==> flow/design.v <==
module solver (
    input clk,
    input reset,
    input insert,
    input advance,
    input [3:0] value,
    output [40:0] solution
);
(* mem2reg *)
reg [40:0] counts [9];
assign solution =
    counts[0] + counts[1] + counts[2]
    + counts[3] + counts[4] + counts[5]
    + counts[6] + counts[7] + counts[8];
always @(posedge clk) begin
    if (reset) begin
        for (integer i = 0; i < 9; i = i + 1) begin
            counts[i] <= 0;
        end
    end if (insert) begin
        counts[value] <= counts[value] + 1;
    end if (advance) begin
        for (integer i = 1; i < 7; i = i + 1) begin
            counts[i - 1] <= counts[i];
        end
        counts[6] <= counts[7] + counts[0];
        counts[7] <= counts[8];
        counts[8] <= counts[0];
    end
end
endmodule
# Reports on solver
# What the tools print for solver, step after step.
# Line numbers count from 1 in the design file above.
# A cell with -- has no value.
dict set report setup {
  top_module {solver}
  clock {clk}
  lib {sky130hd}
  pvt_corner {tt_025C_1v80}
}

# Word level
# Counts by Yosys on the flattened word-level netlist (proc, flatten, opt, wreduce). Print and check cells are left out. Cells with the same type and inputs are merged into one.
dict set report word_totals {
  word_cells 66
  output_inout_bits 41
  regBits 369
  in_bits 8
}
dict set report classes {
  n_reduce_logical 1
  n_eq 8
  muxes 38
  add_sub_neg 10
}
# operator n
set ops {}
lappend ops {{41-bit two-way mux} 37}
lappend ops {{41-bit adder} 9}
lappend ops {{41-bit case mux with 9-bit select} 1}
lappend ops {{41-bit by 1-bit adder with 41-bit output with constant B} 1}
lappend ops {{4-bit by 3-bit == test with 1-bit output with constant B} 4}
lappend ops {{4-bit by 2-bit == test with 1-bit output with constant B} 2}
lappend ops {{4-bit by 1-bit == test with 1-bit output with constant B} 1}
lappend ops {{4-bit == test with constant B} 1}
lappend ops {{4-bit zero test} 1}

# Logic depth
# Depth = most cells in a row (Yosys ltp): at word level without a register or memory, in the mapped netlist without a sequential cell, where the memories' decode and read muxes count.
dict set report depth {
  depth_word 8
  ABC_AREA 0
  depth_mapped 20
  depth_no_buf 20
}

# After synthesis
# Yosys stat after the flow's synthesis: flattened, memories mapped to cells. It holds for the ABC_AREA given above (unset counts as 0); a run with the other value may have another netlist.
# Totals and module areas in this step are rounded.
# cell_type n type_area_um2
set by_type {}
lappend by_type {sky130_fd_sc_hd__dfxtp_1 369 7.39E+03}
lappend by_type {sky130_fd_sc_hd__fa_1 277 5.55E+03}
lappend by_type {sky130_fd_sc_hd__inv_1 380 1.43E+03}
lappend by_type {sky130_fd_sc_hd__a21oi_1 261 1.31E+03}
lappend by_type {sky130_fd_sc_hd__o21ai_0 221 1.11E+03}
lappend by_type {sky130_fd_sc_hd__ha_1 82 1.03E+03}
lappend by_type {sky130_fd_sc_hd__nand2_1 267 1E+03}
lappend by_type {sky130_fd_sc_hd__a22oi_1 114 855.821}
lappend by_type {sky130_fd_sc_hd__clkbuf_1 180 675.648}
lappend by_type {sky130_fd_sc_hd__and3_1 104 650.624}
lappend by_type {sky130_fd_sc_hd__a31oi_1 95 594.32}
lappend by_type {sky130_fd_sc_hd__a211oi_1 78 585.562}
lappend by_type {sky130_fd_sc_hd__xnor2_1 64 560.538}
lappend by_type {sky130_fd_sc_hd__nor2_1 126 472.954}
lappend by_type {sky130_fd_sc_hd__nor3_1 90 450.432}
lappend by_type {sky130_fd_sc_hd__nand3_1 73 365.35}
lappend by_type {sky130_fd_sc_hd__a2bb2oi_1 39 341.578}
lappend by_type {sky130_fd_sc_hd__xor2_1 39 341.578}
# Not listed: further types 90, cells in them 621.
dict set report synth_totals {
  seqArea_mm2 0.0074
  area_mm2 0.03
  ff_cells 369
  cell_count 3480
}

# Timing after synthesis
# OpenSTA on the mapped netlist: ideal clock, no wires. The path of least setup slack (recovery checks aside). Input and output delay are each 20% of the period. Register names are those of the netlist, which keeps one name where synthesis merged equal registers.
dict set report synth_path {
  kind {register -> output}
  start {register counts[0][2]}
  end {output solution[40]}
  driving_pins 21
  t_required_ps 7200
  t_arrival_ps 5359
  clock_period_ps 9000
  setup_slack_ps 1841
  delay_ps 5359
  period_less_setup_slack_ps 7159
}
# "delay_ps" = arrival - input delay + setup time.
# At an output port there is no setup time.
# "driving_pins": output pins that drive a net of the path, with the launching flip-flop's if there is one; two outputs of one cell count as two.
# "period_less_setup_slack_ps" = period - worst setup slack (recovery checks aside). The figure is calculated, with input and output delays left at 20% of the set period.
# Between the ends stands the longest chain of elaborated cells between them, by number of cells; it is not shown to be the way that was timed. Of several equally long chains one is given.
# A line is the first line of the expression or statement that the cell stems from. Yosys adds cells for indexed reads and writes and turns some case tables into memories.
# A register here has more assigning lines than the two given.
dict set report synth_via {
  cell_sequence {sky130_fd_sc_hd__dfxtp_1 sky130_fd_sc_hd__inv_1 sky130_fd_sc_hd__fa_1 sky130_fd_sc_hd__inv_1 sky130_fd_sc_hd__fa_1 sky130_fd_sc_hd__fa_1 sky130_fd_sc_hd__inv_1 sky130_fd_sc_hd__fa_1 sky130_fd_sc_hd__inv_1 sky130_fd_sc_hd__ha_1 sky130_fd_sc_hd__fa_1 sky130_fd_sc_hd__a211oi_1 sky130_fd_sc_hd__o21bai_1 sky130_fd_sc_hd__nor2_1 sky130_fd_sc_hd__o41ai_1 sky130_fd_sc_hd__a31oi_1 sky130_fd_sc_hd__o41ai_1 sky130_fd_sc_hd__a211o_1 sky130_fd_sc_hd__a31o_2 sky130_fd_sc_hd__a31oi_1 sky130_fd_sc_hd__xnor2_1}
  elab_chain_len 8
  cells_between 8
  cone_lines 1
}
# element line
set synth_lines {}
lappend synth_lines {{start: declaration} 10} ;# reg [40:0] counts [9];
lappend synth_lines {{start: assignment} 21} ;# counts[value] <= counts[value] + 1;
lappend synth_lines {{start: assignment} 24} ;# counts[i - 1] <= counts[i];
lappend synth_lines {{41-bit adder x8} 12} ;# counts[0] + counts[1] + counts[2]
lappend synth_lines {{end: declaration} 7} ;# output [40:0] solution

# Worst path after layout
# From the final timing report of entry A: the path of least setup slack in the routed layout; clock arrival at registers is part of the times.
# The path's times are printed in steps of 10 ps; the period is the one set.
dict set report layout_path {
  kind {register -> output}
  start {register counts[0][2]}
  end {output solution[40]}
  t_required_ps 5100
  clock_period_ps 6380
  setup_slack_ps -1220
  t_arrival_ps 6330
  driving_pins 24
}
# Between the ends stands the longest chain of elaborated cells between them, by number of cells; it is not shown to be the way that was timed. Of several equally long chains one is given.
# A register here has more assigning lines than the two given.
dict set report layout_via {
  cell_sequence {sky130_fd_sc_hd__dfxtp_2 sky130_fd_sc_hd__inv_2 sky130_fd_sc_hd__fa_2 sky130_fd_sc_hd__inv_2 sky130_fd_sc_hd__fa_2 sky130_fd_sc_hd__fa_1 sky130_fd_sc_hd__inv_2 sky130_fd_sc_hd__fa_1 sky130_fd_sc_hd__inv_2 sky130_fd_sc_hd__ha_4 sky130_fd_sc_hd__fa_2 sky130_fd_sc_hd__a211oi_4 sky130_fd_sc_hd__o21bai_4 sky130_fd_sc_hd__nor2_4 sky130_fd_sc_hd__o41ai_4 sky130_fd_sc_hd__buf_6 sky130_fd_sc_hd__a31oi_4 sky130_fd_sc_hd__o41ai_4 sky130_fd_sc_hd__buf_6 sky130_fd_sc_hd__a211o_1 sky130_fd_sc_hd__a31o_4 sky130_fd_sc_hd__a31oi_4 sky130_fd_sc_hd__xnor2_2 sky130_fd_sc_hd__buf_4}
  elab_chain_len 8
  cells_between 8
  cone_lines 1
}
# element line
set layout_lines {}
lappend layout_lines {{start: declaration} 10} ;# reg [40:0] counts [9];
lappend layout_lines {{start: assignment} 21} ;# counts[value] <= counts[value] + 1;
lappend layout_lines {{start: assignment} 24} ;# counts[i - 1] <= counts[i];
lappend layout_lines {{41-bit adder x8} 12} ;# counts[0] + counts[1] + counts[2]
lappend layout_lines {{end: declaration} 7} ;# output [40:0] solution

Ticket comment

solver through Yosys and OpenROAD on sky130hd: 2 stored runs, unordered, with their settings and measured results. The constraints put input and output delay at 20% of the set period each and load the outputs with 0.01 pF.
"power_total_mw" is the tool's figure for a default switching activity; nothing was simulated.
Results are given in rounded form.

# entry A
==> flow/run.sh <==
#!/bin/bash
# the make line also repeats the synthesis and layout settings of config.mk as NAME=value (left out here)
make -C /OpenROAD-flow-scripts/flow DESIGN_CONFIG=/design/flow/config.mk WORK_HOME=/design/flow/orfs CLKGATE_MAP_FILE= finish
==> flow/config.mk <==
export PLATFORM = sky130hd
export DESIGN_NAME = solver
export DESIGN_NICKNAME = solver
export VERILOG_FILES = /design/flow/design.v
export SDC_FILE = /design/flow/constraint.sdc
export NUM_CORES = 4
export LEC_CHECK = 0
export CAP_MARGIN = 20
export CELL_PAD_IN_SITES_GLOBAL_PLACEMENT = 1
export CORE_MARGIN = 9
export CORE_UTILIZATION = 21
export CTS_CLUSTER_SIZE = 29
export GPL_TIMING_DRIVEN = 0
export MIN_ROUTING_LAYER = met1
export PLACE_DENSITY_LB_ADDON = 0.18
export SETUP_SLACK_MARGIN = 0.78
export SLEW_MARGIN = 15
export TNS_END_PERCENT = 40
==> flow/constraint.sdc <==
create_clock -name core_clock -period 6.38 [get_ports {clk}]
set_input_delay 1.2760 -clock core_clock [delete_from_list [all_inputs] [get_ports {clk}]]
set_output_delay 1.2760 -clock core_clock [all_outputs]
set_load 0.01 [all_outputs]

==> entry A: results <==
synth_area_mm2=0.03
die_area_mm2=0.16
final_cell_area_mm2=0.037
setup_worst_slack_ps=-1200
final_setup_tns_ps=-21000
power_total_mw=22

# entry B
==> flow/run.sh <==
#!/bin/bash
# the make line also repeats the synthesis and layout settings of config.mk as NAME=value (left out here)
make -C /OpenROAD-flow-scripts/flow DESIGN_CONFIG=/design/flow/config.mk WORK_HOME=/design/flow/orfs CLKGATE_MAP_FILE= finish
==> flow/config.mk <==
export PLATFORM = sky130hd
export DESIGN_NAME = solver
export DESIGN_NICKNAME = solver
export VERILOG_FILES = /design/flow/design.v
export SDC_FILE = /design/flow/constraint.sdc
export NUM_CORES = 4
export LEC_CHECK = 0
export ABC_AREA = 1
export CAP_MARGIN = 20
export CELL_PAD_IN_SITES_DETAIL_PLACEMENT = 2
export CELL_PAD_IN_SITES_GLOBAL_PLACEMENT = 1
export CORE_ASPECT_RATIO = 1.31
export CORE_MARGIN = 2
export CORE_UTILIZATION = 32
export CTS_CLUSTER_SIZE = 40
export GPL_ROUTABILITY_DRIVEN = 0
export GPL_TIMING_DRIVEN = 1
export PLACE_DENSITY_LB_ADDON = 0.08
export SETUP_SLACK_MARGIN = 1.04
export SLEW_MARGIN = 20
export TNS_END_PERCENT = 40
==> flow/constraint.sdc <==
create_clock -name core_clock -period 6.2 [get_ports {clk}]
set_input_delay 1.2400 -clock core_clock [delete_from_list [all_inputs] [get_ports {clk}]]
set_output_delay 1.2400 -clock core_clock [all_outputs]
set_load 0.01 [all_outputs]

==> entry B: results <==
synth_area_mm2=0.033
die_area_mm2=0.1
final_cell_area_mm2=0.041
setup_worst_slack_ps=-370
final_setup_tns_ps=-4800
power_total_mw=13
